==> flow/design.v <==
module memory (
    input  wire        clk,
    input  wire        rst,          
    input  wire        we,           
    input  wire [3:0]  write_addr,   
    input  wire [3:0]  read_addr_1,  
    input  wire [3:0]  read_addr_2,  
    input  wire [15:0] write_data,   
    output wire [15:0] read_data_1,  
    output wire [15:0] read_data_2   
);
    reg [15:0] RAM [0:15];
    integer i;
    assign read_data_1 = RAM[read_addr_1];
    assign read_data_2 = RAM[read_addr_2];
    always @(posedge clk) begin
        if (rst) begin
            for (i = 0; i < 16; i = i + 1) begin
                RAM[i] <= 16'd0;
            end
        end else if (we) begin
            RAM[write_addr] <= write_data;
        end
    end
endmodule
module module_alu (
    input  wire [2:0]  opcode,
    input  wire signed [15:0] operand_a,
    input  wire signed [15:0] operand_b,
    output reg  signed [15:0] result
);
    localparam OP_LOAD  = 3'b000;
    localparam OP_ADD   = 3'b001;
    localparam OP_ADDI  = 3'b010;
    localparam OP_SUB   = 3'b011;
    localparam OP_SUBI  = 3'b100;
    localparam OP_MUL   = 3'b101;
    localparam OP_CLEAR = 3'b110;
    localparam OP_DSPLY = 3'b111; 
    always @(*) begin
        case (opcode)
            OP_LOAD:  result = operand_b;         
            OP_ADD:   result = operand_a + operand_b;
            OP_ADDI:  result = operand_a + operand_b;
            OP_SUB:   result = operand_a - operand_b;
            OP_SUBI:  result = operand_a - operand_b;
            OP_MUL:   result = operand_a * operand_b;
            OP_CLEAR: result = 16'd0;             
            OP_DSPLY: result = operand_a;         
            default:  result = 16'd0;
        endcase
    end
endmodule
module module_mini_cpu (
    input  wire        clk,                                    
    input  wire        rst,
    input  wire        button_power,    
    input  wire        button_send,     
    input  wire [17:0] switches,     
    output reg         system_reset_out,     
    output reg         show_splash_req, 
    output reg         force_blank_req, 
    output reg         lcd_start,
    output reg [2:0]   lcd_opcode,
    output reg [3:0]   lcd_reg_index,
    output reg [15:0]  lcd_value,
    input  wire        lcd_busy
);
    localparam [2:0] OP_LOAD    = 3'b000;
    localparam [2:0] OP_ADD     = 3'b001;
    localparam [2:0] OP_ADDI    = 3'b010;
    localparam [2:0] OP_SUB     = 3'b011;
    localparam [2:0] OP_SUBI    = 3'b100;
    localparam [2:0] OP_MUL     = 3'b101;
    localparam [2:0] OP_CLEAR   = 3'b110;
    localparam [2:0] OP_DISPLAY = 3'b111;
    wire [2:0] op_code      = switches[17:15];
    wire [3:0] reg_dest     = switches[14:11];  
    wire [3:0] reg_source_1 = switches[10:7];   
    wire [3:0] reg_source_2 = switches[6:3];    
    wire [6:0] immediate_raw  = switches[6:0]; 
    wire       immediate_sign = immediate_raw[6];
    wire [5:0] immediate_mag  = immediate_raw[5:0];
    reg  memory_write_enable;
    reg  [15:0] memory_write_data;
    wire [15:0] memory_read_1, memory_read_2;
    reg  [15:0] alu_input_a, alu_input_b;
    wire signed [15:0] alu_result;
    reg clear_instruction_signal; 
    wire memory_reset = system_reset_out || clear_instruction_signal;
    wire [3:0] read_address_1;
    assign read_address_1 = (op_code == OP_DISPLAY) ? reg_dest : reg_source_1;
    wire signed [15:0] immediate_extended;
    assign immediate_extended = (immediate_sign) ? -{10'd0, immediate_mag} : {10'd0, immediate_mag};
    reg btn_send_last, btn_power_last;
    wire send_released  = (btn_send_last == 1'b1 && button_send == 1'b0);
    wire power_released = (btn_power_last == 1'b1 && button_power == 1'b0);
    always @(posedge clk) begin
        btn_send_last  <= button_send;
        btn_power_last <= button_power;
    end
    memory mem_unit (
        .clk(clk), 
        .rst(memory_reset), 
        .we(memory_write_enable), 
        .write_addr(reg_dest), 
        .write_data(memory_write_data),
        .read_addr_1(read_address_1),
        .read_addr_2(reg_source_2),
        .read_data_1(memory_read_1), 
        .read_data_2(memory_read_2)
    );
    module_alu alu_unit (
        .opcode(op_code), 
        .operand_a(alu_input_a), 
        .operand_b(alu_input_b), 
        .result(alu_result)
    );
    localparam STATE_OFF        = 0, 
               STATE_WAIT_BOOT  = 1, 
               STATE_SPLASH     = 2, 
               STATE_IDLE       = 3, 
               STATE_EXECUTE    = 4, 
               STATE_LATCH      = 5, 
               STATE_SHUTDOWN   = 6, 
               STATE_UPDATE_LCD = 7, 
               STATE_WAIT_LCD   = 8;
    reg [3:0] current_state;
    reg [15:0] wait_timer; 
    always @(posedge clk) begin
        clear_instruction_signal <= 0; 
        if (rst) begin
            current_state <= STATE_OFF;
            system_reset_out <= 1;
            memory_write_enable <= 0;
            lcd_start <= 0;
            show_splash_req <= 0;
            force_blank_req <= 0;
            wait_timer <= 0;
        end else
        case (current_state)
            STATE_OFF: begin
                system_reset_out <= 1; 
                memory_write_enable <= 0; 
                lcd_start <= 0; 
                show_splash_req <= 0; 
                force_blank_req <= 0; 
                wait_timer <= 0;
                if (power_released) begin 
                    system_reset_out <= 0; 
                    current_state <= STATE_WAIT_BOOT; 
                end
            end
            STATE_WAIT_BOOT: begin
                if (wait_timer < 1000) begin
                    wait_timer <= wait_timer + 1;
                end else if (!lcd_busy) begin
                    current_state <= STATE_SPLASH;
                end
            end
            STATE_SPLASH: begin 
                show_splash_req <= 1; 
                current_state <= STATE_UPDATE_LCD; 
            end
            STATE_IDLE: begin
                memory_write_enable <= 0; 
                lcd_start <= 0; 
                show_splash_req <= 0; 
                force_blank_req <= 0;
                if (power_released) begin
                    current_state <= STATE_SHUTDOWN;
                end else if (send_released) begin
                    current_state <= STATE_EXECUTE;
                end
            end
            STATE_SHUTDOWN: begin 
                force_blank_req <= 1; 
                current_state <= STATE_UPDATE_LCD; 
            end
            STATE_EXECUTE: begin
                case (op_code)
                    OP_LOAD: begin 
                        alu_input_a <= 0; 
                        alu_input_b <= immediate_extended; 
                    end 
                    OP_ADD, OP_SUB: begin 
                        alu_input_a <= memory_read_1; 
                        alu_input_b <= memory_read_2; 
                    end 
                    OP_ADDI, OP_SUBI, OP_MUL: begin 
                        alu_input_a <= memory_read_1; 
                        alu_input_b <= immediate_extended; 
                    end 
                    OP_CLEAR: begin 
                        alu_input_a <= 0; 
                        alu_input_b <= 0; 
                        clear_instruction_signal <= 1; 
                    end 
                    OP_DISPLAY: begin 
                        alu_input_a <= memory_read_1; 
                        alu_input_b <= 0; 
                    end 
                    default: begin alu_input_a <= 0; alu_input_b <= 0; end
                endcase
                current_state <= STATE_LATCH;
            end
            STATE_LATCH: begin
                if (op_code != OP_DISPLAY && op_code != OP_CLEAR) begin 
                    memory_write_enable <= 1; 
                    memory_write_data <= alu_result;
                end
                lcd_opcode <= op_code; 
                lcd_reg_index <= reg_dest; 
                lcd_value <= alu_result;
                current_state <= STATE_UPDATE_LCD;
            end
            STATE_UPDATE_LCD: begin 
                memory_write_enable <= 0; 
                lcd_start <= 1; 
                wait_timer <= 0; 
                current_state <= STATE_WAIT_LCD; 
            end
            STATE_WAIT_LCD: begin
                lcd_start <= 0; 
                if (wait_timer < 15) begin
                    wait_timer <= wait_timer + 1;
                end else if (!lcd_busy) begin
                    if (force_blank_req) current_state <= STATE_OFF;
                    else current_state <= STATE_IDLE;
                end
            end
        endcase
    end
endmodule
module lcd_init_hd44780 (
    input  wire        clk,
    input  wire        rst,
    input  wire        start,
    output reg         done,
    output reg  [7:0]  lcd_data,
    output reg         lcd_rs,
    output reg         lcd_rw,
    output reg         lcd_e
);
    localparam [7:0] CMD_FUNCTION_SET  = 8'h38;
    localparam [7:0] CMD_DISPLAY_ON    = 8'h0C;
    localparam [7:0] CMD_DISPLAY_CLEAR = 8'h01;
    localparam [7:0] CMD_ENTRY_MODE    = 8'h06;
    localparam integer NUM_CMDS = 4;
    localparam [31:0] DELAY_POWER_ON  = 32'd750_000;
    localparam [31:0] DELAY_STD_CMD   = 32'd2_000;
    localparam [31:0] DELAY_CLEAR_CMD = 32'd90_000;
    localparam [31:0] DELAY_PULSE_E   = 32'd50;
    localparam [2:0] S_IDLE=0, S_POWER_WAIT=1, S_SETUP=2, S_PULSE=3, S_WAIT=4, S_DONE=5;
    reg [2:0]  state, next_state;
    reg [31:0] delay_cnt, next_delay_cnt;
    reg [2:0]  cmd_idx, next_cmd_idx;
    reg [7:0] current_cmd;
    function [7:0] command_rom;
        input [2:0] idx;
        case (idx)
            3'd0: command_rom = CMD_FUNCTION_SET;
            3'd1: command_rom = CMD_DISPLAY_ON;
            3'd2: command_rom = CMD_DISPLAY_CLEAR;
            default: command_rom = CMD_ENTRY_MODE;
        endcase
    endfunction
    function [31:0] cmd_delay_rom;
        input [2:0] idx;
        case (idx)
            3'd2: cmd_delay_rom = DELAY_CLEAR_CMD;
            default: cmd_delay_rom = DELAY_STD_CMD;
        endcase
    endfunction
    always @(posedge clk or posedge rst) begin
        if (rst) begin
            state <= S_IDLE; delay_cnt <= 0; cmd_idx <= 0;
        end else begin
            state <= next_state; delay_cnt <= next_delay_cnt; cmd_idx <= next_cmd_idx;
        end
    end
    always @(*) begin
        next_state = state; next_delay_cnt = delay_cnt; next_cmd_idx = cmd_idx;
        case (state)
            S_IDLE: if (start) begin next_state = S_POWER_WAIT; next_delay_cnt = DELAY_POWER_ON; next_cmd_idx = 0; end
            S_POWER_WAIT: if (delay_cnt > 0) next_delay_cnt = delay_cnt - 1; else next_state = S_SETUP;
            S_SETUP: if (cmd_idx < NUM_CMDS) begin next_state = S_PULSE; next_delay_cnt = DELAY_PULSE_E; end else next_state = S_DONE;
            S_PULSE: if (delay_cnt > 0) next_delay_cnt = delay_cnt - 1; else begin next_state = S_WAIT; next_delay_cnt = cmd_delay_rom(cmd_idx); end
            S_WAIT: if (delay_cnt > 0) next_delay_cnt = delay_cnt - 1; else begin next_cmd_idx = cmd_idx + 1; next_state = S_SETUP; end
            S_DONE: next_state = S_DONE;
            default: next_state = S_IDLE;
        endcase
    end
    always @(*) begin
        lcd_data = 0; lcd_rs = 0; lcd_rw = 0; lcd_e = 0; done = 0;
        current_cmd = (cmd_idx < NUM_CMDS) ? command_rom(cmd_idx) : 8'h00;
        case (state)
            S_SETUP: begin lcd_data = current_cmd; end
            S_PULSE: begin lcd_data = current_cmd; lcd_e = 1; end
            S_WAIT:  begin lcd_data = current_cmd; end
            S_DONE:  begin done = 1; end
        endcase
    end
endmodule
module lcd_controller (
    input  wire        clk,
    input  wire        rst,
    input  wire        start_update,    
    input  wire        mode_splash,    
    input  wire        mode_blank,     
    input  wire [2:0]  instruction_opcode,     
    input  wire [3:0]  register_index,    
    input  wire signed [15:0] register_value, 
    output reg         busy_flag,          
    output wire [7:0] lcd_data,
    output wire       lcd_rs,
    output wire       lcd_rw,
    output wire       lcd_e
);
    wire init_done;
    reg  trigger_init;
    wire [7:0] init_data_bus;
    wire init_rs, init_rw, init_e;
    lcd_init_hd44780 lcd_init_inst (
        .clk(clk), .rst(rst), .start(trigger_init), .done(init_done),
        .lcd_data(init_data_bus), .lcd_rs(init_rs), .lcd_rw(init_rw), .lcd_e(init_e)
    );
    reg [7:0] write_data_bus;
    reg write_rs, write_e;
    assign lcd_data = (init_done) ? write_data_bus : init_data_bus;
    assign lcd_rs   = (init_done) ? write_rs       : init_rs;
    assign lcd_rw   = 1'b0;  
    assign lcd_e    = (init_done) ? write_e        : init_e;
    reg [7:0] lcd_buffer [0:31];  
    reg [15:0] absolute_value;
    reg [3:0]  digit_thou, digit_hund, digit_tens, digit_ones, digit_ten_thou; 
    integer i;
    function [39:0] get_opcode_string; 
        input [2:0] op;
        case(op)
            3'b000: get_opcode_string = "LOAD ";
            3'b001: get_opcode_string = "ADD  ";
            3'b010: get_opcode_string = "ADDI ";
            3'b011: get_opcode_string = "SUB  ";
            3'b100: get_opcode_string = "SUBI ";
            3'b101: get_opcode_string = "MUL  ";
            3'b110: get_opcode_string = "CLEAR"; 
            3'b111: get_opcode_string = "DPL  "; 
            default: get_opcode_string = "UNK  ";
        endcase
    endfunction
    reg [39:0] current_op_str;
    localparam S_IDLE        = 0, 
               S_FORMAT_TEXT = 1, 
               S_CMD_CLEAR   = 2, S_WAIT_CLEAR   = 3, 
               S_WRITE_LINE1 = 4, 
               S_CMD_NEWLINE = 5, S_WAIT_NEWLINE = 6, 
               S_WRITE_LINE2 = 7, 
               S_PULSE_EN    = 8; 
    reg [3:0] state;
    reg [3:0] return_state; 
    reg [31:0] delay_counter;
    reg [5:0] char_pointer;
    localparam DELAY_PULSE = 32'd50;     
    localparam DELAY_CHAR  = 32'd2500;   
    localparam DELAY_CMD   = 32'd80000;  
    always @(posedge clk or posedge rst) begin
        if (rst) begin
            state <= S_IDLE;
            trigger_init <= 0;
            busy_flag <= 1;
            write_e <= 0;
            write_rs <= 0;
            write_data_bus <= 8'h00;
            char_pointer <= 0;
        end else begin
            if (!trigger_init && !init_done) trigger_init <= 1;
            case (state)
                S_IDLE: begin
                    write_e <= 0;
                    if (init_done) begin
                        busy_flag <= 0;
                        if (start_update) begin
                            busy_flag <= 1;
                            state <= S_FORMAT_TEXT;
                        end
                    end
                end
                S_FORMAT_TEXT: begin
                    if (mode_blank) begin
                        for(i=0; i<32; i=i+1) lcd_buffer[i] = " "; 
                    end
                    else if (mode_splash) begin
                        lcd_buffer[0] = "-"; lcd_buffer[1] = "-"; 
                        lcd_buffer[2] = "-"; lcd_buffer[3] = "-";
                        for(i=4; i<10; i=i+1) lcd_buffer[i] = " ";
                        lcd_buffer[10] = "[";
                        lcd_buffer[11] = "0"; lcd_buffer[12] = "0";
                        lcd_buffer[13] = "0"; lcd_buffer[14] = "0";
                        lcd_buffer[15] = "]";
                        for(i=16; i<26; i=i+1) lcd_buffer[i] = " "; 
                        lcd_buffer[26] = "+";
                        for(i=27; i<32; i=i+1) lcd_buffer[i] = "0";
                    end 
                    else if (instruction_opcode == 3'b110) begin 
                        current_op_str = get_opcode_string(instruction_opcode); 
                        {lcd_buffer[0], lcd_buffer[1], lcd_buffer[2], lcd_buffer[3], lcd_buffer[4]} = current_op_str;
                        for(i=5; i<32; i=i+1) lcd_buffer[i] = " ";
                    end
                    else begin 
                        current_op_str = get_opcode_string(instruction_opcode);
                        {lcd_buffer[0], lcd_buffer[1], lcd_buffer[2], lcd_buffer[3], lcd_buffer[4]} = current_op_str;
                        for(i=5; i<10; i=i+1) lcd_buffer[i] = " ";
                        lcd_buffer[10] = "[";
                        lcd_buffer[11] = (register_index[3]) ? "1" : "0";
                        lcd_buffer[12] = (register_index[2]) ? "1" : "0";
                        lcd_buffer[13] = (register_index[1]) ? "1" : "0";
                        lcd_buffer[14] = (register_index[0]) ? "1" : "0";
                        lcd_buffer[15] = "]";
                        for(i=16; i<26; i=i+1) lcd_buffer[i] = " ";
                        if (register_value[15] == 1'b1) begin
                            lcd_buffer[26] = "-"; absolute_value = -register_value;
                        end else begin
                            lcd_buffer[26] = "+"; absolute_value = register_value;
                        end
                        digit_ten_thou = (absolute_value/10000)%10; 
                        digit_thou     = (absolute_value/1000)%10;
                        digit_hund     = (absolute_value/100)%10; 
                        digit_tens     = (absolute_value/10)%10; 
                        digit_ones     = absolute_value%10;
                        lcd_buffer[27] = {4'b0011, digit_ten_thou}; 
                        lcd_buffer[28] = {4'b0011, digit_thou};
                        lcd_buffer[29] = {4'b0011, digit_hund}; 
                        lcd_buffer[30] = {4'b0011, digit_tens};
                        lcd_buffer[31] = {4'b0011, digit_ones};
                    end
                    state <= S_CMD_CLEAR;
                end
                S_CMD_CLEAR: begin 
                    write_rs <= 0; write_data_bus <= 8'h01; write_e <= 1;
                    delay_counter <= DELAY_PULSE; state <= S_WAIT_CLEAR; 
                end
                S_WAIT_CLEAR: begin 
                    if (delay_counter > 0) begin delay_counter <= delay_counter - 1; if(delay_counter==DELAY_PULSE/2) write_e<=0; end 
                    else begin delay_counter <= DELAY_CMD; char_pointer <= 0; state <= S_WRITE_LINE1; end 
                end
                S_WRITE_LINE1: begin 
                    if (delay_counter > 0) delay_counter <= delay_counter - 1; 
                    else begin 
                        if (char_pointer < 16) begin 
                            write_rs <= 1; write_data_bus <= lcd_buffer[char_pointer];
                            write_e <= 1; delay_counter <= DELAY_CHAR; 
                            char_pointer <= char_pointer + 1; 
                            return_state <= S_WRITE_LINE1; state <= S_PULSE_EN; 
                        end else state <= S_CMD_NEWLINE; 
                    end 
                end
                S_CMD_NEWLINE: begin 
                    write_rs <= 0; write_data_bus <= 8'hC0; write_e <= 1;
                    delay_counter <= DELAY_PULSE; state <= S_WAIT_NEWLINE; 
                end
                S_WAIT_NEWLINE: begin 
                    if (delay_counter > 0) begin delay_counter <= delay_counter - 1; if(delay_counter==DELAY_PULSE/2) write_e<=0; end 
                    else begin delay_counter <= DELAY_CHAR; state <= S_WRITE_LINE2; end 
                end
                S_WRITE_LINE2: begin 
                    if (delay_counter > 0) delay_counter <= delay_counter - 1; 
                    else begin 
                        if (char_pointer < 32) begin 
                            write_rs <= 1; write_data_bus <= lcd_buffer[char_pointer];
                            write_e <= 1; delay_counter <= DELAY_CHAR; 
                            char_pointer <= char_pointer + 1; 
                            return_state <= S_WRITE_LINE2; state <= S_PULSE_EN; 
                        end else state <= S_IDLE; 
                    end 
                end
                S_PULSE_EN: begin 
                    if (delay_counter > 0) begin 
                        delay_counter <= delay_counter - 1; 
                        if(delay_counter == DELAY_PULSE/2) write_e <= 0; 
                    end else begin 
                        delay_counter <= DELAY_CHAR; state <= return_state; 
                    end 
                end
            endcase
        end
    end
endmodule
module DE2_115_Project_Top (
    input  wire        CLOCK_50,
    input  wire        RST,       
    input  wire [3:0]  KEY,       
    input  wire [17:0] SW,        
    output wire [7:0]  LCD_DATA,
    output wire        LCD_RS,
    output wire        LCD_RW,
    output wire        LCD_EN,
    output wire        LCD_ON,   
    output wire        LCD_BLON
);
    assign LCD_ON   = 1'b1;
    assign LCD_BLON = 1'b1;
    wire        cpu_lcd_start;
    wire [2:0]  cpu_lcd_opcode;
    wire [3:0]  cpu_lcd_reg_idx;
    wire [15:0] cpu_lcd_value;
    wire        lcd_is_busy;
    wire system_reset;          
    wire is_splash_screen;  
    wire is_shutdown_screen;  
    wire button_power = !KEY[0];
    wire button_send  = !KEY[1];
    module_mini_cpu cpu (
        .clk(CLOCK_50),
        .rst(RST),
        .button_power(button_power),
        .button_send(button_send),
        .switches(SW),
        .system_reset_out(system_reset),
        .show_splash_req(is_splash_screen),
        .force_blank_req(is_shutdown_screen),
        .lcd_start(cpu_lcd_start),
        .lcd_opcode(cpu_lcd_opcode),
        .lcd_reg_index(cpu_lcd_reg_idx),
        .lcd_value(cpu_lcd_value),
        .lcd_busy(lcd_is_busy)
    );
    lcd_controller display_ctrl (
        .clk(CLOCK_50),
        .rst(system_reset),         
        .start_update(cpu_lcd_start),
        .mode_splash(is_splash_screen),
        .mode_blank(is_shutdown_screen),
        .instruction_opcode(cpu_lcd_opcode),
        .register_index(cpu_lcd_reg_idx),
        .register_value(cpu_lcd_value),
        .busy_flag(lcd_is_busy),
        .lcd_data(LCD_DATA),
        .lcd_rs(LCD_RS),
        .lcd_rw(LCD_RW),
        .lcd_e(LCD_EN)
    );
endmodule
Subject: tool reports on DE2_115_Project_Top

Hi,

Reports on DE2_115_Project_Top
Each step is given for the RTL above and for the edited RTL.
Lines under "orig" count in the file above, lines under "edited" in the edited file.
"delta" is "edited" less "orig", of the values as shown; "rel_change_pct" is that difference over "orig", in percent.
Operators carry their Yosys type and port widths (W data, S select, Z words).
Library cell names are shortened.
{"block": "setup", "top": "DE2_115_Project_Top", "clk_port": "CLOCK_50", "lib": "sky130hd", "lib_corner": "tt_025C_1v80"}

Edit of the RTL
The edit as a unified diff against the file above.
A script made this edit. It was not meant as an optimisation and need not keep what the design does.
begin of diff
@@ -19,5 +19,5 @@
                 RAM[i] <= 16'd0;
             end
-        end else if (we) begin
+        end else begin
             RAM[write_addr] <= write_data;
         end
end of diff

After elaboration
Counts by Yosys on the flattened word-level netlist (proc, flatten, opt, wreduce). Print and check cells are left out.
Memory sizes are those after Yosys's memory passes, which may raise the word count (mostly to a power of two), join words into wider ones and drop unused or constant bits.
{"block": "bits", "element": "register_bits", "orig": 331, "edited": 330, "delta": -1, "rel_change_pct": -0.30}
{"block": "bits", "element": "ram_bits", "orig": 256, "edited": 256, "delta": 0, "rel_change_pct": 0.00}
{"block": "bits", "element": "mem_bits_ro", "orig": 368, "edited": 368, "delta": 0, "rel_change_pct": 0.00}
{"block": "bits", "element": "n_memories", "orig": 3, "edited": 3, "delta": 0, "rel_change_pct": 0.00}
{"block": "bits", "element": "input_bits", "orig": 24, "edited": 24, "delta": 0, "rel_change_pct": 0.00}
{"block": "bits", "element": "out_inout_bits", "orig": 13, "edited": 13, "delta": 0, "rel_change_pct": 0.00}
{"block": "bits", "element": "word_cells", "orig": 401, "edited": 391, "delta": -10, "rel_change_pct": -2.49}
{"block": "op_classes", "element": "add_sub_neg", "orig": 9, "edited": 9, "delta": 0, "rel_change_pct": 0.00}
{"block": "op_classes", "element": "n_mul", "orig": 1, "edited": 1, "delta": 0, "rel_change_pct": 0.00}
{"block": "op_classes", "element": "div_mod_pow", "orig": 9, "edited": 9, "delta": 0, "rel_change_pct": 0.00}
{"block": "op_classes", "element": "cmp", "orig": 7, "edited": 7, "delta": 0, "rel_change_pct": 0.00}
{"block": "op_classes", "element": "eq_ne", "orig": 93, "edited": 92, "delta": -1, "rel_change_pct": -1.08}
{"block": "op_classes", "element": "n_mux", "orig": 141, "edited": 136, "delta": -5, "rel_change_pct": -3.55}
{"block": "op_classes", "element": "logic", "orig": 3, "edited": 3, "delta": 0, "rel_change_pct": 0.00}
{"block": "op_classes", "element": "reduce_and_logical", "orig": 69, "edited": 66, "delta": -3, "rel_change_pct": -4.35}
{"block": "ops", "operator": "$mux W1", "orig": 21, "edited": 19, "delta": -2, "rel_change_pct": -9.52}
{"block": "ops", "operator": "$mux W4", "orig": 29, "edited": 28, "delta": -1, "rel_change_pct": -3.45}
{"block": "ops", "operator": "$mux W16", "orig": 10, "edited": 9, "delta": -1, "rel_change_pct": -10.00}
{"block": "ops", "operator": "$ne A2 B1 Y1 const B", "orig": 10, "edited": 9, "delta": -1, "rel_change_pct": -10.00}
{"block": "ops", "operator": "$reduce_bool A2 Y1", "orig": 6, "edited": 5, "delta": -1, "rel_change_pct": -16.67}
{"block": "ops", "operator": "$reduce_or A3 Y1", "orig": 6, "edited": 5, "delta": -1, "rel_change_pct": -16.67}
{"block": "ops", "operator": "$reduce_and A2 Y1", "orig": 5, "edited": 4, "delta": -1, "rel_change_pct": -20.00}
{"block": "ops", "operator": "$pmux W1 S2", "orig": 4, "edited": 3, "delta": -1, "rel_change_pct": -25.00}
{"block": "ops", "operator": "$mux W5", "orig": 18, "edited": 18, "delta": 0, "rel_change_pct": 0.00}
{"block": "ops", "operator": "$eq A5 B5 Y1 const B", "orig": 16, "edited": 16, "delta": 0, "rel_change_pct": 0.00}
{"block": "ops", "operator": "$ne A2 B2 Y1 const B", "orig": 15, "edited": 15, "delta": 0, "rel_change_pct": 0.00}
{"block": "ops", "operator": "$mux W8", "orig": 12, "edited": 12, "delta": 0, "rel_change_pct": 0.00}
{"block": "ops", "operator": "$reduce_or A2 Y1", "orig": 12, "edited": 12, "delta": 0, "rel_change_pct": 0.00}
{"block": "ops", "operator": "$mux W32", "orig": 10, "edited": 10, "delta": 0, "rel_change_pct": 0.00}
{"block": "ops", "operator": "$mux W3", "orig": 9, "edited": 9, "delta": 0, "rel_change_pct": 0.00}
{"block": "ops", "operator": "$eq A4 B3 Y1 const B", "orig": 8, "edited": 8, "delta": 0, "rel_change_pct": 0.00}
{"block": "ops", "operator": "$eq A5 B4 Y1 const B", "orig": 8, "edited": 8, "delta": 0, "rel_change_pct": 0.00}
{"block": "ops", "operator": "$eq A3 B3 Y1 const B", "orig": 7, "edited": 7, "delta": 0, "rel_change_pct": 0.00}
{"block": "ops", "operator": "$eq A3 B2 Y1 const B", "orig": 5, "edited": 5, "delta": 0, "rel_change_pct": 0.00}
{"block": "ops", "operator": "$mux W6", "orig": 5, "edited": 5, "delta": 0, "rel_change_pct": 0.00}
{"block": "ops", "operator": "$eq A4 B2 Y1 const B", "orig": 4, "edited": 4, "delta": 0, "rel_change_pct": 0.00}
{"block": "ops", "operator": "$eq A5 B3 Y1 const B", "orig": 4, "edited": 4, "delta": 0, "rel_change_pct": 0.00}
{"block": "ops", "operator": "$logic_and A1 B1 Y1", "orig": 4, "edited": 4, "delta": 0, "rel_change_pct": 0.00}
{"block": "ops", "operator": "$logic_not A1 Y1", "orig": 4, "edited": 4, "delta": 0, "rel_change_pct": 0.00}
{"block": "ops", "operator": "$mod A32 B4 Y32 const B", "orig": 4, "edited": 4, "delta": 0, "rel_change_pct": 0.00}
{"block": "ops", "operator": "$mux W7", "orig": 4, "edited": 4, "delta": 0, "rel_change_pct": 0.00}
{"block": "ops", "operator": "$reduce_and A3 Y1", "orig": 4, "edited": 4, "delta": 0, "rel_change_pct": 0.00}
{"block": "ops", "operator": "$eq A3 B1 Y1 const B", "orig": 3, "edited": 3, "delta": 0, "rel_change_pct": 0.00}
Not every row of either side is listed.

Depth
Longest topological path by Yosys (ltp), each cell counted once; first at word level (registers and memories cut), then after technology mapping (sequential cells cut; the memories' decode and read muxes count).
{"block": "depth", "element": "depth_word", "orig": 10, "edited": 10, "delta": 0, "rel_change_pct": 0.00}
{"block": "depth", "element": "abc_area", "orig": "0", "edited": "0"}
{"block": "depth", "element": "mapped_depth", "orig": 40, "edited": 36, "delta": -4, "rel_change_pct": -10.00}

After synthesis
The flow's flattened synthesis, as Yosys stat reports it; memories are mapped. The netlist is that of the ABC_AREA named above (0 if unset); the other value can give another one.
{"block": "by_type", "cell": "nand2_1", "orig": 266, "edited": 304, "delta": 38, "rel_change_pct": 14.29}
{"block": "by_type", "cell": "nor2_1", "orig": 256, "edited": 288, "delta": 32, "rel_change_pct": 12.50}
{"block": "by_type", "cell": "nand3_1", "orig": 47, "edited": 68, "delta": 21, "rel_change_pct": 44.68}
{"block": "by_type", "cell": "clkbuf_1", "orig": 171, "edited": 187, "delta": 16, "rel_change_pct": 9.36}
{"block": "by_type", "cell": "o31ai_1", "orig": 15, "edited": 27, "delta": 12, "rel_change_pct": 80.00}
{"block": "by_type", "cell": "a21oi_1", "orig": 149, "edited": 159, "delta": 10, "rel_change_pct": 6.71}
{"block": "by_type", "cell": "o21ai_1", "orig": 19, "edited": 10, "delta": -9, "rel_change_pct": -47.37}
{"block": "by_type", "cell": "inv_1", "orig": 186, "edited": 178, "delta": -8, "rel_change_pct": -4.30}
{"block": "by_type", "cell": "a31oi_1", "orig": 28, "edited": 36, "delta": 8, "rel_change_pct": 28.57}
{"block": "by_type", "cell": "nor4_1", "orig": 28, "edited": 36, "delta": 8, "rel_change_pct": 28.57}
{"block": "by_type", "cell": "buf_2", "orig": 11, "edited": 19, "delta": 8, "rel_change_pct": 72.73}
{"block": "by_type", "cell": "xor2_1", "orig": 58, "edited": 52, "delta": -6, "rel_change_pct": -10.34}
{"block": "by_type", "cell": "o32ai_1", "orig": 8, "edited": 2, "delta": -6, "rel_change_pct": -75.00}
{"block": "by_type", "cell": "nor4b_1", "orig": 4, "edited": 10, "delta": 6, "rel_change_pct": 150.00}
{"block": "by_type", "cell": "and2_1", "orig": 345, "edited": 350, "delta": 5, "rel_change_pct": 1.45}
{"block": "by_type", "cell": "nor3_1", "orig": 80, "edited": 75, "delta": -5, "rel_change_pct": -6.25}
{"block": "by_type", "cell": "and3_1", "orig": 25, "edited": 30, "delta": 5, "rel_change_pct": 20.00}
{"block": "by_type", "cell": "a22oi_1", "orig": 6, "edited": 11, "delta": 5, "rel_change_pct": 83.33}
Not every row of either side is listed.
{"block": "synth_totals", "element": "stdcells", "orig": 3513, "edited": 3670, "delta": 157, "rel_change_pct": 4.47}
{"block": "synth_totals", "element": "area_um2", "orig": 36702.7, "edited": 37662.4, "delta": 959.7, "rel_change_pct": 2.61}
{"block": "synth_totals", "element": "ffs", "orig": 522, "edited": 521, "delta": -1, "rel_change_pct": -0.19}
{"block": "synth_totals", "element": "n_buf", "orig": 210, "edited": 231, "delta": 21, "rel_change_pct": 10.00}
The figures by module come from a second, unflattened synthesis with its own total; it is not the netlist above.
{"block": "unflattened", "element": "cells_unflattened", "orig": 3771, "edited": 3691, "delta": -80, "rel_change_pct": -2.12}
{"block": "unflattened", "element": "area_unflattened_um2", "orig": 38070.3, "edited": 37681.1, "delta": -389.2, "rel_change_pct": -1.02}
Rows give one instance, submodules left out.
{"block": "by_module_orig", "mod": "memory", "instances": 1, "n_cells": 859, "mod_area_um2": 13414.1, "mod_seq_area_um2": 7687.4}
{"block": "by_module_orig", "mod": "lcd_controller", "instances": 1, "n_cells": 1536, "mod_area_um2": 12050.3, "mod_seq_area_um2": 2984.1}
{"block": "by_module_orig", "mod": "module_alu", "instances": 1, "n_cells": 767, "mod_area_um2": 5783.0, "mod_seq_area_um2": 0.0}
{"block": "by_module_orig", "mod": "module_mini_cpu", "instances": 1, "n_cells": 315, "mod_area_um2": 4135.2, "mod_seq_area_um2": 2792.7}
{"block": "by_module_orig", "mod": "lcd_init_hd44780", "instances": 1, "n_cells": 289, "mod_area_um2": 2661.3, "mod_seq_area_um2": 1027.2}
{"block": "by_module_orig", "mod": "DE2_115_Project_Top", "instances": 1, "n_cells": 5, "mod_area_um2": 26.3, "mod_seq_area_um2": 0.0}
{"block": "by_module_edited", "mod": "memory", "instances": 1, "n_cells": 869, "mod_area_um2": 13828.3, "mod_seq_area_um2": 7687.4}
{"block": "by_module_edited", "mod": "lcd_controller", "instances": 1, "n_cells": 1464, "mod_area_um2": 11432.2, "mod_seq_area_um2": 2984.1}
{"block": "by_module_edited", "mod": "module_alu", "instances": 1, "n_cells": 767, "mod_area_um2": 5783.0, "mod_seq_area_um2": 0.0}
{"block": "by_module_edited", "mod": "module_mini_cpu", "instances": 1, "n_cells": 297, "mod_area_um2": 3950.0, "mod_seq_area_um2": 2792.7}
{"block": "by_module_edited", "mod": "lcd_init_hd44780", "instances": 1, "n_cells": 289, "mod_area_um2": 2661.3, "mod_seq_area_um2": 1027.2}
{"block": "by_module_edited", "mod": "DE2_115_Project_Top", "instances": 1, "n_cells": 5, "mod_area_um2": 26.3, "mod_seq_area_um2": 0.0}

Worst setup path after synthesis
OpenSTA on the mapped netlist: ideal clock, no wires. The path of least setup slack (recovery checks aside). Input and output delay are each 20% of the period. Register names are those of the netlist, which keeps one name where synthesis merged equal registers.
{"block": "synth_path", "element": "kind", "orig": "input to register", "edited": "input to register"}
{"block": "synth_path", "element": "start", "orig": "input port SW[16]", "edited": "input port SW[16]"}
{"block": "synth_path", "element": "end", "orig": "register cpu.lcd_value[15]", "edited": "register cpu.lcd_value[15]"}
{"block": "synth_path", "element": "tclk_ps", "orig": 20000, "edited": 20000, "delta": 0, "rel_change_pct": 0.00}
{"block": "synth_path", "element": "input_delay_ps", "orig": 4000, "edited": 4000, "delta": 0, "rel_change_pct": 0.00}
{"block": "synth_path", "element": "launch_ps", "orig": 4000, "edited": 4000, "delta": 0, "rel_change_pct": 0.00}
{"block": "synth_path", "element": "arrival_ps", "orig": 8072, "edited": 7882, "delta": -190, "rel_change_pct": -2.35}
{"block": "synth_path", "element": "required_time_ps", "orig": 19725, "edited": 19724, "delta": -1, "rel_change_pct": -0.01}
{"block": "synth_path", "element": "path_slack_ps", "orig": 11652, "edited": 11842, "delta": 190}
{"block": "synth_path", "element": "path_delay_ps", "orig": 4347, "edited": 4158, "delta": -189, "rel_change_pct": -4.35}
{"block": "synth_path", "element": "stages", "orig": 27, "edited": 28, "delta": 1, "rel_change_pct": 3.70}
{"block": "synth_path", "element": "path_buffers", "orig": 1, "edited": 1, "delta": 0, "rel_change_pct": 0.00}
{"block": "synth_path", "element": "period_less_setup_slack_ps", "orig": 8348, "edited": 8158, "delta": -190, "rel_change_pct": -2.28}
"path_delay_ps" is the arrival time less input delay plus setup time.
"stages": output pins that drive a net of the path, with the launching flip-flop's if there is one; two outputs of one cell count as two.
"period_less_setup_slack_ps" is the clock period less the worst setup slack; recovery checks do not enter. This is arithmetic on one report: input and output delays are still those of the set period (20% each).
Between the ends stands the longest chain of elaborated cells between them, by number of cells; it is not shown to be the way that was timed. Of several equally long chains one is given.
Each line given opens the expression or statement behind the cell; cells for indexed reads and writes are added by Yosys, which also makes memories of some case tables.
{"block": "synth_between_orig", "cell_sequence": "clkbuf_1 > nor2_1 > nand2_1 > o21a_1 > o21ai_0 > inv_1 > ha_1 > nor2b_1 > o21ai_0 > nand2b_1 > a21o_1 > a21o_1 > a21o_1 > a21o_1 > a21o_1 > a21o_1 > a21o_1 > a21o_1 > a21oi_1 > nor2b_1 > o21ai_0 > nand2b_1 > a21oi_1 > xnor2_1 > o21ai_0 > nand2_1 > o21ai_0", "elab_chain_len": 3, "cone_cells": 11}
{"block": "synth_rtl_orig", "element": "start, declared", "line": 493, "source": "input  wire [17:0] SW,"}
{"block": "synth_rtl_orig", "element": "$eq A3 B2 Y1", "line": 41, "source": "case (opcode)"}
{"block": "synth_rtl_orig", "element": "$reduce_or A2 Y1"}
{"block": "synth_rtl_orig", "element": "$pmux W16 S6", "line": 41}
{"block": "synth_rtl_orig", "element": "end, assigned", "line": 214, "source": "lcd_value <= alu_result;"}
{"block": "synth_rtl_orig", "element": "end, declared", "line": 66, "source": "output reg [15:0]  lcd_value,"}
{"block": "synth_between_edited", "cell_sequence": "clkbuf_1 > nor2_1 > nand2_1 > o21a_1 > o21ai_0 > inv_1 > ha_1 > nor2b_1 > o21ai_0 > nand2b_1 > and2_1 > o21ai_0 > nand2b_1 > a21o_1 > a21o_1 > a21o_1 > a21o_1 > a21o_1 > a21o_1 > a21oi_1 > nor2b_1 > o21ai_0 > nand2b_1 > a21oi_1 > xnor2_1 > o21ai_0 > nand2_1 > o21ai_0", "elab_chain_len": 3, "cone_cells": 11}
{"block": "synth_rtl_edited", "element": "start, declared", "line": 493, "source": "input  wire [17:0] SW,"}
{"block": "synth_rtl_edited", "element": "$eq A3 B2 Y1", "line": 41, "source": "case (opcode)"}
{"block": "synth_rtl_edited", "element": "$reduce_or A2 Y1"}
{"block": "synth_rtl_edited", "element": "$pmux W16 S6", "line": 41}
{"block": "synth_rtl_edited", "element": "end, assigned", "line": 214, "source": "lcd_value <= alu_result;"}
{"block": "synth_rtl_edited", "element": "end, declared", "line": 66, "source": "output reg [15:0]  lcd_value,"}

Path in the finished layout
Path of least setup slack in the final report of the runs of pair A (OpenROAD, finished layout, wires in). Where an end is a register, its clock arrival counts in the times.
The report prints the path's times to 10 ps; the period is as set.
{"block": "layout_path", "element": "kind", "orig": "register to register", "edited": "register to register"}
{"block": "layout_path", "element": "start", "orig": "register cpu.lcd_value[0]", "edited": "register cpu.lcd_value[0]"}
{"block": "layout_path", "element": "end", "orig": "register display_ctrl.lcd_buffer[31][2]", "edited": "register display_ctrl.lcd_buffer[30][2]"}
{"block": "layout_path", "element": "tclk_ps", "orig": 10300, "edited": 10300, "delta": 0, "rel_change_pct": 0.00}
{"block": "layout_path", "element": "launch_ps", "orig": 600, "edited": 610, "delta": 10, "rel_change_pct": 1.67}
{"block": "layout_path", "element": "arrival_ps", "orig": 10020, "edited": 9930, "delta": -90, "rel_change_pct": -0.90}
{"block": "layout_path", "element": "required_time_ps", "orig": 10750, "edited": 10670, "delta": -80, "rel_change_pct": -0.74}
{"block": "layout_path", "element": "path_slack_ps", "orig": 720, "edited": 740, "delta": 20}
{"block": "layout_path", "element": "stages", "orig": 34, "edited": 30, "delta": -4, "rel_change_pct": -11.76}
{"block": "layout_path", "element": "path_buffers", "orig": 0, "edited": 1, "delta": 1}
Between the ends stands the longest chain of elaborated cells between them, by number of cells; it is not shown to be the way that was timed. Of several equally long chains one is given.
A register here has more assigning lines than the two given.
{"block": "layout_between_orig", "cell_sequence": "edfxtp_1 > inv_1 > ha_1 > or3b_2 > o41a_4 > xnor2_2 > nand2_1 > ha_1 > nor2b_1 > nor4_4 > a311oi_1 > o221ai_1 > o211a_1 > a211oi_1 > a21oi_2 > a21oi_2 > or3_1 > a221oi_2 > o22a_1 > a21oi_1 > o21ai_1 > o211ai_1 > mux2i_1 > a21oi_1 > and3_1 > xnor2_1 > ha_1 > o2111ai_1 > a221oi_2 > nor2_2 > xnor2_1 > ha_1 > mux2_1 > nor2_1", "elab_chain_len": 7, "cone_cells": 7}
{"block": "layout_rtl_orig", "element": "start, declared", "line": 66, "source": "output reg [15:0]  lcd_value,"}
{"block": "layout_rtl_orig", "element": "start, assigned", "line": 214, "source": "lcd_value <= alu_result;"}
{"block": "layout_rtl_orig", "element": "$neg A16 Y16", "line": 422, "source": "lcd_buffer[26] = \"-\"; absolute_value = -register_value;"}
{"block": "layout_rtl_orig", "element": "$mux W16", "line": 421, "source": "if (register_value[15] == 1'b1) begin"}
{"block": "layout_rtl_orig", "element": "$mux W16", "line": 405, "source": "else if (instruction_opcode == 3'b110) begin"}
{"block": "layout_rtl_orig", "element": "$mux W16", "line": 393, "source": "else if (mode_splash) begin"}
{"block": "layout_rtl_orig", "element": "$mux W16", "line": 390, "source": "if (mode_blank) begin"}
{"block": "layout_rtl_orig", "element": "$mux W16", "line": 378, "source": "case (state)"}
{"block": "layout_rtl_orig", "element": "$mod A16 B4 Y32", "line": 430, "source": "digit_ones     = absolute_value%10;"}
{"block": "layout_rtl_orig", "element": "end, assigned", "line": 408, "source": "for(i=5; i<32; i=i+1) lcd_buffer[i] = \" \";"}
{"block": "layout_rtl_orig", "element": "end, assigned", "line": 435, "source": "lcd_buffer[31] = {4'b0011, digit_ones};"}
{"block": "layout_rtl_orig", "element": "end, declared", "line": 334, "source": "reg [7:0] lcd_buffer [0:31];"}
{"block": "layout_between_edited", "cell_sequence": "edfxtp_1 > inv_1 > ha_1 > or4b_1 > o41ai_2 > and2_1 > nand2_1 > ha_1 > nor2_1 > a21oi_2 > or3_1 > a32oi_2 > o211a_1 > mux2_2 > o211a_2 > nor2_4 > a31oi_2 > a211oi_4 > o31ai_2 > nor4b_4 > mux2i_1 > nor3_1 > nor4bb_2 > buf_4 > nand3_1 > o211ai_1 > o21ai_1 > ha_1 > a21oi_1 > and3_1", "elab_chain_len": 8, "cone_cells": 8}
{"block": "layout_rtl_edited", "element": "start, declared", "line": 66, "source": "output reg [15:0]  lcd_value,"}
{"block": "layout_rtl_edited", "element": "start, assigned", "line": 214, "source": "lcd_value <= alu_result;"}
{"block": "layout_rtl_edited", "element": "$neg A16 Y16", "line": 422, "source": "lcd_buffer[26] = \"-\"; absolute_value = -register_value;"}
{"block": "layout_rtl_edited", "element": "$mux W16", "line": 421, "source": "if (register_value[15] == 1'b1) begin"}
{"block": "layout_rtl_edited", "element": "$mux W16", "line": 405, "source": "else if (instruction_opcode == 3'b110) begin"}
{"block": "layout_rtl_edited", "element": "$mux W16", "line": 393, "source": "else if (mode_splash) begin"}
{"block": "layout_rtl_edited", "element": "$mux W16", "line": 390, "source": "if (mode_blank) begin"}
{"block": "layout_rtl_edited", "element": "$mux W16", "line": 378, "source": "case (state)"}
{"block": "layout_rtl_edited", "element": "$div A16 B4 Y32", "line": 429, "source": "digit_tens     = (absolute_value/10)%10;"}
{"block": "layout_rtl_edited", "element": "$mod A32 B4 Y32", "line": 429}
{"block": "layout_rtl_edited", "element": "end, assigned", "line": 408, "source": "for(i=5; i<32; i=i+1) lcd_buffer[i] = \" \";"}
{"block": "layout_rtl_edited", "element": "end, assigned", "line": 434, "source": "lcd_buffer[30] = {4'b0011, digit_tens};"}
{"block": "layout_rtl_edited", "element": "end, declared", "line": 334, "source": "reg [7:0] lcd_buffer [0:31];"}

Layout results
Both versions went through the flow (Yosys, OpenROAD) with the same settings in each pair. Constraints: input delay and output delay 20% of the set period each, output load 0.01 pF.
{"block": "flow_settings_pair_A", "CORE_UTILIZATION": 40, "period_ns": 10.3, "CAP_MARGIN": 20, "CORE_MARGIN": 2, "SLEW_MARGIN": 20}
{"block": "measured_pair_A", "element": "synthArea_um2", "orig": 36702.7, "edited": 37662.4, "delta": 959.7, "rel_change_pct": 2.61}
{"block": "measured_pair_A", "element": "design_die_area_um2", "orig": 94196.8, "edited": 96627.7, "delta": 2430.9, "rel_change_pct": 2.58}
{"block": "measured_pair_A", "element": "final_stdcell_area_um2", "orig": 40219.8, "edited": 41095.7, "delta": 875.9, "rel_change_pct": 2.18}
{"block": "measured_pair_A", "element": "setup_ws_ps", "orig": 725, "edited": 741, "delta": 16}
{"block": "measured_pair_A", "element": "total_negative_slack_ps", "orig": 0, "edited": 0, "delta": 0}
{"block": "measured_pair_A", "element": "timing.hold.ws_ps", "orig": 475, "edited": 463, "delta": -12}
{"block": "measured_pair_A", "element": "period_reached_ps", "orig": 9575, "edited": 9559, "delta": -16, "rel_change_pct": -0.17}
{"block": "flow_settings_pair_B", "CELL_PAD_IN_SITES_GLOBAL_PLACEMENT": 1, "CORE_ASPECT_RATIO": 0.57, "CORE_UTILIZATION": 58, "CTS_CLUSTER_DIAMETER": 169, "GPL_ROUTABILITY_DRIVEN": 1, "PLACE_DENSITY_LB_ADDON": 0.18, "SLEW_MARGIN": 0, "period_ns": 5.76, "CAP_MARGIN": 20, "CORE_MARGIN": 2}
{"block": "measured_pair_B", "element": "synthArea_um2", "orig": 36702.7, "edited": 37662.4, "delta": 959.7, "rel_change_pct": 2.61}
{"block": "measured_pair_B", "element": "design_die_area_um2", "orig": 65388.9, "edited": 67071.1, "delta": 1682.2, "rel_change_pct": 2.57}
{"block": "measured_pair_B", "element": "final_stdcell_area_um2", "orig": 45155.8, "edited": 47132.7, "delta": 1976.9, "rel_change_pct": 4.38}
{"block": "measured_pair_B", "element": "setup_ws_ps", "orig": -2319, "edited": -1912, "delta": 407}
{"block": "measured_pair_B", "element": "total_negative_slack_ps", "orig": -27669, "edited": -22508, "delta": 5161}
{"block": "measured_pair_B", "element": "timing.hold.ws_ps", "orig": 470, "edited": 473, "delta": 3}
{"block": "measured_pair_B", "element": "period_reached_ps", "orig": 8079, "edited": 7672, "delta": -407, "rel_change_pct": -5.04}
By "period_reached_ps" is meant the clock period of the run minus its worst setup slack. This is arithmetic on one report: input and output delays are still those of the set period (20% each).

Regards
